==> flow/design.v <==
module mux32
  (
   input [4:0] sel_i,
   input [31:0] data_i,
   output data_o
   );
   genvar i;
   wire [1:0] data_mux16_w;
   wire       data_mux32_w;
   assign data_mux32_w = (sel_i[4]) ? data_mux16_w[1] : data_mux16_w[0];
   assign data_o = data_mux32_w;
generate
   for(i=0;i<2;i=i+1)
     begin : mux16
	mux16 mux16
	 (
	  .sel_i(sel_i[3:0]),
	  .data_i(data_i[(i*16+15)-:16]),
	  .data_o(data_mux16_w[i])
	  );
     end 
endgenerate  
endmodule
module mux16
  (
   input [3:0] 	sel_i,
   input [15:0] data_i,
   output 	data_o
   );
   genvar 	i;
   wire [3:0] 	data_mux4_w;
   wire [1:0] 	data_mux8_w;
   wire 	data_mux16_w;
   assign data_mux8_w[0] = (sel_i[2]) ? data_mux4_w[1] : data_mux4_w[0];
   assign data_mux8_w[1] = (sel_i[2]) ? data_mux4_w[3] : data_mux4_w[2];
   assign data_mux16_w = (sel_i[3]) ? data_mux8_w[1] : data_mux8_w[0];
generate
   for(i=0;i<4;i=i+1)
     begin : mux4
	mux4 mux4
	 (
	  .sel_i(sel_i[1:0]),
	  .data_i(data_i[(i*4+3)-:4]),
	  .data_o(data_mux4_w[i])
	  );
     end 
endgenerate
   assign data_o = data_mux16_w;
endmodule
module mux4
  (
   input [1:0] sel_i,
   input [3:0] data_i,
   output data_o
   );
   reg 	  data_v;
   always @(*)
     case(sel_i)
       2'b00 : data_v = data_i[0];
       2'b01 : data_v = data_i[1];
       2'b10 : data_v = data_i[2];
       2'b11 : data_v = data_i[3];
     endcase
   assign data_o = data_v;
endmodule
module registers_32x32
  (
   input       clk_i,
   input       reset_ni,
   input       write_enable_i,
   input [4:0] register_addr_a_i,
   input [4:0] register_addr_b_i,
   input [4:0] register_write_i,
   input [31:0] write_data_i,
   output [31:0] read_data_a_o,
   output [31:0] read_data_b_o
   );
   integer 	 i;
   wire [4:0] 	 enable_data_w;
   reg 		 enable_register_v [1:31];
   reg [31:0] 	 register [1:31];
   assign enable_data_w = register_write_i & {5{write_enable_i}};
   always @(*)
     begin
	for(i=1;i<32;i=i+1)
	  begin
	     enable_register_v[i] = 1'b0;
	  end
	for(i=1;i<32;i=i+1)
	  begin
	     if (enable_data_w == i) enable_register_v[i] = 1'b1;
	  end 
     end 
   always @(posedge clk_i or negedge reset_ni)
     begin
	if (!reset_ni)
	  for(i=1;i<32;i=i+1)
	    begin
	       register[i] <= 32'b0;
	    end
	else
	  for(i=1;i<32;i=i+1)
	    begin
	       if (enable_register_v[i])
		 begin
		    register[i] <= write_data_i;
		 end
	    end 
     end 
   wire [31:0] decoded_read_a_data_w;
   wire [31:0] decoded_read_b_data_w;
   genvar      j;
generate
   for(j=0;j<32;j=j+1)
     begin : multiplexer
	mux32 mux32_a
	 (
	  .sel_i(register_addr_a_i),
	  .data_i({register[31][j],
		   register[30][j],
		   register[29][j],
		   register[28][j],
		   register[27][j],
		   register[26][j],
		   register[25][j],
		   register[24][j],
		   register[23][j],
		   register[22][j],
		   register[21][j],
		   register[20][j],
		   register[19][j],
		   register[18][j],
		   register[17][j],
		   register[16][j],
		   register[15][j],
		   register[14][j],
		   register[13][j],
		   register[12][j],
		   register[11][j],
		   register[10][j],
		   register[9][j],
		   register[8][j],
		   register[7][j],
		   register[6][j],
		   register[5][j],
		   register[4][j],
		   register[3][j],
		   register[2][j],
		   register[1][j],
		   1'b0}),
	  .data_o(decoded_read_a_data_w[j])
	  );
	mux32 mux32_b
	 (
	  .sel_i(register_addr_b_i),
	  .data_i({register[31][j],
		   register[30][j],
		   register[29][j],
		   register[28][j],
		   register[27][j],
		   register[26][j],
		   register[25][j],
		   register[24][j],
		   register[23][j],
		   register[22][j],
		   register[21][j],
		   register[20][j],
		   register[19][j],
		   register[18][j],
		   register[17][j],
		   register[16][j],
		   register[15][j],
		   register[14][j],
		   register[13][j],
		   register[12][j],
		   register[11][j],
		   register[10][j],
		   register[9][j],
		   register[8][j],
		   register[7][j],
		   register[6][j],
		   register[5][j],
		   register[4][j],
		   register[3][j],
		   register[2][j],
		   register[1][j],
		   1'b0}),
	  .data_o(decoded_read_b_data_w[j])
	  );
     end 
endgenerate 
   assign read_data_a_o = decoded_read_a_data_w;
   assign read_data_b_o = decoded_read_b_data_w;
endmodule 
Hand-over note for registers_32x32

Step by step through the tools: registers_32x32. Tool output for the design above before and after an edit, in the order of the flow. "unedited" refers to lines of the RTL above, "edited" to lines of the edited file. "difference" is "edited" less "unedited", of the values as shown; "rel. change" is that difference over "unedited", in percent. Operators carry their Yosys type and port widths (W data, S select, Z words). Cell names lack the library's common part. The mark - stands for no value.

Top: registers_32x32. Clock input: clk_i. Library: sky130hd. Library corner: tt_025C_1v80.

Edit of the RTL. Unified diff, file above to edited file. The edit is scripted: it alters the design's behaviour and was not made to optimise anything.

```diff
@@ -80,5 +80,5 @@
    reg 		 enable_register_v [1:31];
    reg [31:0] 	 register [1:31];
-   assign enable_data_w = register_write_i & {5{write_enable_i}};
+   assign enable_data_w = register_write_i | {5{write_enable_i}};
    always @(*)
      begin
```

Elaborated design. Source: Yosys, flattened and elaborated. Widths are those after wreduce; folded enables and synchronous resets count as part of the registers. Registers that Yosys merges into a memory's read port (data or address) are not register bits. Print and check cells do not count. Equal cells are merged and count once.

Bit counts: clocked read ports x word width (unedited 0, edited 0, difference 0); bits in writable memories (unedited 0, edited 0, difference 0); bits of input ports (unedited 50, edited 50, difference 0, rel. change 0.00%); memories kept (unedited 0, edited 0, difference 0); ROM bits (unedited 0, edited 0, difference 0); flip-flop bits (word level) (unedited 992, edited 992, difference 0, rel. change 0.00%); cells after elaboration (unedited 1062, edited 1062, difference 0, rel. change 0.00%); output and inout port bits (unedited 64, edited 64, difference 0, rel. change 0.00%); bits in latches (unedited 0, edited 0, difference 0).

Cells by class: shift operators (unedited 0, edited 0, difference 0); magnitude comparators (unedited 0, edited 0, difference 0); div/mod/pow operators (unedited 0, edited 0, difference 0); reductions and logical operators (unedited 2, edited 2, difference 0, rel. change 0.00%); $mul (unedited 0, edited 0, difference 0); equal/unequal tests (unedited 37, edited 37, difference 0, rel. change 0.00%); mux-type cells (unedited 991, edited 991, difference 0, rel. change 0.00%); add/sub/neg operators (unedited 0, edited 0, difference 0); bitwise gates (word level) (unedited 1, edited 1, difference 0, rel. change 0.00%).

Operators with widths: $and A5 B5 Y5 (unedited 1, edited 0, difference -1, rel. change -100.00%); $or A5 B5 Y5 (unedited 0, edited 1, difference +1); $pmux W1 S4 (unedited 512, edited 512, difference 0, rel. change 0.00%); $mux W1 (unedited 479, edited 479, difference 0, rel. change 0.00%); $eq A5 B5 Y1 const B (unedited 16, edited 16, difference 0, rel. change 0.00%); $eq A5 B4 Y1 const B (unedited 8, edited 8, difference 0, rel. change 0.00%); $eq A2 B2 Y1 const B (unedited 4, edited 4, difference 0, rel. change 0.00%); $eq A5 B3 Y1 const B (unedited 4, edited 4, difference 0, rel. change 0.00%); $eq A2 B1 Y1 const B (unedited 2, edited 2, difference 0, rel. change 0.00%); $eq A5 B2 Y1 const B (unedited 2, edited 2, difference 0, rel. change 0.00%); $logic_not A2 Y1 (unedited 2, edited 2, difference 0, rel. change 0.00%); $eq A5 B1 Y1 const B (unedited 1, edited 1, difference 0, rel. change 0.00%).

Longest topological paths. Longest topological path by Yosys (ltp), each cell counted once; first at word level (registers and memories cut), then after technology mapping (sequential cells cut; the memories' decode and read muxes count).

Depth: word-level depth (unedited 5, edited 5, difference 0, rel. change 0.00%); ABC_AREA (unedited 0, edited 0); depth in mapped cells (unedited 10, edited 9, difference -1, rel. change -10.00%); depth with buffers taken out (unedited 4, edited 4, difference 0, rel. change 0.00%).

After synthesis. Source: synth_stat.txt of the flow (Yosys; design flattened, memories mapped). It holds for the ABC_AREA given above (unset counts as 0); a run with the other value may have another netlist.

Cells by type: mux2i_1 (unedited 158, edited 33, difference -125, rel. change -79.11%); mux2_2 (unedited 1395, edited 1501, difference +106, rel. change +7.60%); o22ai_1 (unedited 127, edited 221, difference +94, rel. change +74.02%); buf_1 (unedited 2, edited 36, difference +34, rel. change +1700.00%); nand2b_1 (unedited 66, edited 98, difference +32, rel. change +48.48%); a21boi_0 (unedited 32, edited 0, difference -32, rel. change -100.00%); o221ai_1 (unedited 95, edited 64, difference -31, rel. change -32.63%); a221o_1 (unedited 31, edited 0, difference -31, rel. change -100.00%); a22oi_1 (unedited 31, edited 0, difference -31, rel. change -100.00%); o2111a_1 (unedited 0, edited 31, difference +31); or4_1 (unedited 0, edited 31, difference +31); o211a_1 (unedited 63, edited 33, difference -30, rel. change -47.62%); nor3_1 (unedited 1, edited 26, difference +25, rel. change +2500.00%); buf_4 (unedited 120, edited 99, difference -21, rel. change -17.50%); mux2_1 (unedited 47, edited 65, difference +18, rel. change +38.30%); nor4_1 (unedited 47, edited 34, difference -13, rel. change -27.66%); nor4_2 (unedited 17, edited 4, difference -13, rel. change -76.47%); clkbuf_1 (unedited 216, edited 205, difference -11, rel. change -5.09%).

The list need not be complete.

Mapped netlist: area of sequential cells (um^2) (unedited 24823.8, edited 24823.8, difference 0.0, rel. change 0.00%); cell count (unedited 4209, edited 4236, difference +27, rel. change +0.64%); buffers (unedited 518, edited 514, difference -4, rel. change -0.77%); synthesis area (um^2) (unedited 55932.4, edited 55743.5, difference -188.9, rel. change -0.34%); flip-flop cells (unedited 992, edited 992, difference 0, rel. change 0.00%).

By module: a second synthesis without flattening, with its own total; a netlist apart from the flattened one above.

Unflattened totals: cell total of the unflattened synthesis (unedited 2928, edited 2925, difference -3, rel. change -0.10%); area (unflattened synthesis) (um^2) (unedited 52469.1, edited 52434.0, difference -35.1, rel. change -0.07%).

Rows give one instance, submodules left out.

Modules, unedited: registers_32x32 (sequential area 24823.8 um^2, times used 1, area 37094.3 um^2, cells 2224); mux4 (sequential area 0.0 um^2, times used 512, area 22.5 um^2, cells 1); mux16 (sequential area 0.0 um^2, times used 128, area 22.5 um^2, cells 1); mux32 (sequential area 0.0 um^2, times used 64, area 15.0 um^2, cells 1).

Modules, edited: registers_32x32 (sequential area 24823.8 um^2, times used 1, area 37059.3 um^2, cells 2221); mux4 (sequential area 0.0 um^2, times used 512, area 22.5 um^2, cells 1); mux16 (sequential area 0.0 um^2, times used 128, area 22.5 um^2, cells 1); mux32 (sequential area 0.0 um^2, times used 64, area 15.0 um^2, cells 1).

Worst setup path after synthesis. Source: OpenSTA report_checks on the synthesized netlist (no wires, ideal clock, input and output delay 20% of the period each), path of least setup slack; recovery checks are left aside. Register names are those of the netlist, which keeps one name where synthesis merged equal registers.

Timing path after synthesis: kind (unedited input to output, edited input to output); start (unedited input port register_addr_a_i[0], edited input port register_addr_b_i[0]); end (unedited output port read_data_a_o[22], edited output port read_data_b_o[21]); period (ns) (unedited 6.0, edited 6.0, difference 0.0, rel. change 0.00%); driving pins on the path (unedited 9, edited 9, difference 0, rel. change 0.00%); required time (ns) (unedited 4.800, edited 4.800, difference 0.000, rel. change 0.00%); delay of the path (ns) (unedited 1.507, edited 1.612, difference +0.105, rel. change +6.97%); buffers on the path (unedited 5, edited 5, difference 0, rel. change 0.00%); setup slack (ns) (unedited 2.093, edited 1.988, difference -0.105); input delay (ns) (unedited 1.200, edited 1.200, difference 0.000, rel. change 0.00%); external output delay (ns) (unedited 1.200, edited 1.200, difference 0.000, rel. change 0.00%); time at the first pin (ns) (unedited 1.200, edited 1.200, difference 0.000, rel. change 0.00%); arrival time (ns) (unedited 2.707, edited 2.812, difference +0.105, rel. change +3.88%); synthesis period reached (ns) (unedited 3.907, edited 4.012, difference +0.105, rel. change +2.69%).

"delay of the path" is the arrival time less input delay plus setup time. At an output port there is no setup time. "driving pins on the path" counts driving pins, that of a launching flip-flop among them; a cell with two outputs on the path counts twice. "synthesis period reached" is the clock period less the worst setup slack; recovery checks do not enter. This is arithmetic on one report: input and output delays are still those of the set period (20% each). Between the ends stands the longest chain of elaborated cells between them, by number of cells; it is not shown to be the way that was timed. Of several equally long chains one is given. A line is the first line of the expression or statement that the cell stems from. Yosys adds cells for indexed reads and writes and turns some case tables into memories.

Between the ends, after synthesis, unedited:
Path through: buf_2 buf_6 buf_4 buf_2 mux2_2 o211ai_1 o21ai_0 o211a_1 buf_4. The entry for cells in the longest elaborated chain reads 5. Elaborated cells on any way between the ends: 19. The entry for source lines of those cells reads 5. Those cells by class: eq/ne: 3; mux: 15; reduce/logical: 1.

RTL lines, path after synthesis, unedited: start: declaration (line 71) `input [4:0] register_addr_a_i,`; $eq A2 B2 Y1 (line 58) `case(sel_i)`; $pmux W1 S4 (line 58); $mux W1 (line 34) `assign data_mux8_w[0] = (sel_i[2]) ? data_mux4_w[1] : data_mux4_w[0];`; $mux W1 (line 36) `assign data_mux16_w = (sel_i[3]) ? data_mux8_w[1] : data_mux8_w[0];`; $mux W1 (line 10) `assign data_mux32_w = (sel_i[4]) ? data_mux16_w[1] : data_mux16_w[0];`; end: declaration (line 75) `output [31:0] read_data_a_o,`.

Some nets on the timed path still bear RTL names; the line given drives or declares the net.

Nets with RTL names, path after synthesis, unedited (line): multiplexer[22].mux32_a.data_o (10).

Between the ends, after synthesis, edited:
Path through: buf_2 buf_4 buf_2 buf_2 mux2_2 o211ai_1 o21ai_0 o211a_1 buf_4. The entry for cells in the longest elaborated chain reads 5. Elaborated cells on any way between the ends: 19. The entry for source lines of those cells reads 5. Those cells by class: eq/ne: 3; mux: 15; reduce/logical: 1.

RTL lines, path after synthesis, edited: start: declaration (line 72) `input [4:0] register_addr_b_i,`; $eq A2 B2 Y1 (line 58) `case(sel_i)`; $pmux W1 S4 (line 58); $mux W1 (line 34) `assign data_mux8_w[0] = (sel_i[2]) ? data_mux4_w[1] : data_mux4_w[0];`; $mux W1 (line 36) `assign data_mux16_w = (sel_i[3]) ? data_mux8_w[1] : data_mux8_w[0];`; $mux W1 (line 10) `assign data_mux32_w = (sel_i[4]) ? data_mux16_w[1] : data_mux16_w[0];`; end: declaration (line 76) `output [31:0] read_data_b_o`.

Nets with RTL names, path after synthesis, edited (line): multiplexer[21].mux32_b.data_o (10).

Worst path after layout. From the final timing report of the runs of pair A: the path of least setup slack in the routed layout; clock arrival at registers is part of the times.

Timing path post-layout: kind (unedited input to output, edited input to output); start (unedited input port register_addr_b_i[4], edited input port register_addr_a_i[3]); end (unedited output port read_data_b_o[5], edited output port read_data_a_o[9]); period (ns) (unedited 5.74, edited 5.74, difference 0.00, rel. change 0.00%); driving pins on the path (unedited 7, edited 8, difference +1, rel. change +14.29%); external output delay (ns) (unedited 1.15, edited 1.15, difference 0.00, rel. change 0.00%); input delay (ns) (unedited 1.15, edited 1.15, difference 0.00, rel. change 0.00%); buffers on the path (unedited 3, edited 4, difference +1, rel. change +33.33%); arrival time (ns) (unedited 4.42, edited 4.48, difference +0.06, rel. change +1.36%); setup slack (ns) (unedited 0.17, edited 0.11, difference -0.06); time at the first pin (ns) (unedited 1.15, edited 1.15, difference 0.00, rel. change 0.00%); required time (ns) (unedited 4.59, edited 4.59, difference 0.00, rel. change 0.00%).

Between the ends stands the longest chain of elaborated cells between them, by number of cells; it is not shown to be the way that was timed. Of several equally long chains one is given.

Between the ends, post-layout, unedited:
Path through: clkdlybuf4s50_1 and4b_2 buf_4 a22oi_1 o221ai_1 nor4_1 clkdlybuf4s50_1. The entry for cells in the longest elaborated chain reads 1. Elaborated cells on any way between the ends: 1. The entry for source lines of those cells reads 1. Those cells by class: mux: 1.

RTL lines, path post-layout, unedited: start: declaration (line 72) `input [4:0] register_addr_b_i,`; $mux W1 (line 10) `assign data_mux32_w = (sel_i[4]) ? data_mux16_w[1] : data_mux16_w[0];`; end: declaration (line 76) `output [31:0] read_data_b_o`.

Between the ends, post-layout, edited:
Path through: clkdlybuf4s50_1 nand4b_1 buf_4 o22ai_1 or4_1 nor3_2 buf_4 clkdlybuf4s50_1. The entry for cells in the longest elaborated chain reads 2. Elaborated cells on any way between the ends: 3. The entry for source lines of those cells reads 2. Those cells by class: mux: 3.

RTL lines, path post-layout, edited: start: declaration (line 71) `input [4:0] register_addr_a_i,`; $mux W1 (line 36) `assign data_mux16_w = (sel_i[3]) ? data_mux8_w[1] : data_mux8_w[0];`; $mux W1 (line 10) `assign data_mux32_w = (sel_i[4]) ? data_mux16_w[1] : data_mux16_w[0];`; end: declaration (line 75) `output [31:0] read_data_a_o,`.

Measured runs. Both versions went through the flow (Yosys, OpenROAD) with the same settings in each pair. Constraints: input delay and output delay 20% of the set period each, output load 0.01 pF.

Flow settings, pair A:
The figure for CORE_UTILIZATION is 40. The figure for period_ns is 5.74. For CAP_MARGIN the number is 20. For CORE_MARGIN the number is 2. SLEW_MARGIN: 20.

Final reports, pair A: post-route setup TNS (ns) (unedited 0.000, edited 0.000, difference 0.000); clock period achieved (ns) (unedited 5.567, edited 5.630, difference +0.063, rel. change +1.13%); standard-cell area after routing (um^2) (unedited 62251.0, edited 62192.1, difference -58.9, rel. change -0.09%); smallest setup slack (ns) (unedited 0.173, edited 0.110, difference -0.063); utilization of the finished layout (%) (unedited 44.7, edited 45.1, difference +0.4); mapped cell area after synthesis (um^2) (unedited 55932.4, edited 55743.5, difference -188.9, rel. change -0.34%); die area (um^2) (unedited 142839.0, edited 142359.0, difference -480.0, rel. change -0.34%); overall power (W) (unedited 0.020409, edited 0.021122, difference +0.000713, rel. change +3.49%).

Flow settings, pair B:
For CORE_MARGIN the number is 5. The figure for CORE_UTILIZATION is 31. Under CTS_CLUSTER_DIAMETER stands 309. The figure for PLACE_DENSITY_LB_ADDON is 0.05. The figure for period_ns is 4.47. For CAP_MARGIN the number is 20. SLEW_MARGIN: 20.

Final reports, pair B: post-route setup TNS (ns) (unedited -0.012, edited 0.000, difference +0.012); clock period achieved (ns) (unedited 4.482, edited 4.460, difference -0.022, rel. change -0.49%); standard-cell area after routing (um^2) (unedited 66442.5, edited 66815.3, difference +372.8, rel. change +0.56%); smallest setup slack (ns) (unedited -0.012, edited 0.010, difference +0.022); utilization of the finished layout (%) (unedited 36.9, edited 37.4, difference +0.5); mapped cell area after synthesis (um^2) (unedited 55932.4, edited 55743.5, difference -188.9, rel. change -0.34%); die area (um^2) (unedited 189021.0, edited 188399.0, difference -622.0, rel. change -0.33%); overall power (W) (unedited 0.027861, edited 0.029044, difference +0.001183, rel. change +4.25%).

"clock period achieved" is the run's clock period less its worst setup slack. It is reckoned from that one timing run; input and output delays stay at 20% of the period that was set. By "overall power" is meant OpenSTA's value without simulated activity: inputs other than the clock are taken to toggle once in ten clock periods, and the tool carries that through the logic.

End of note.
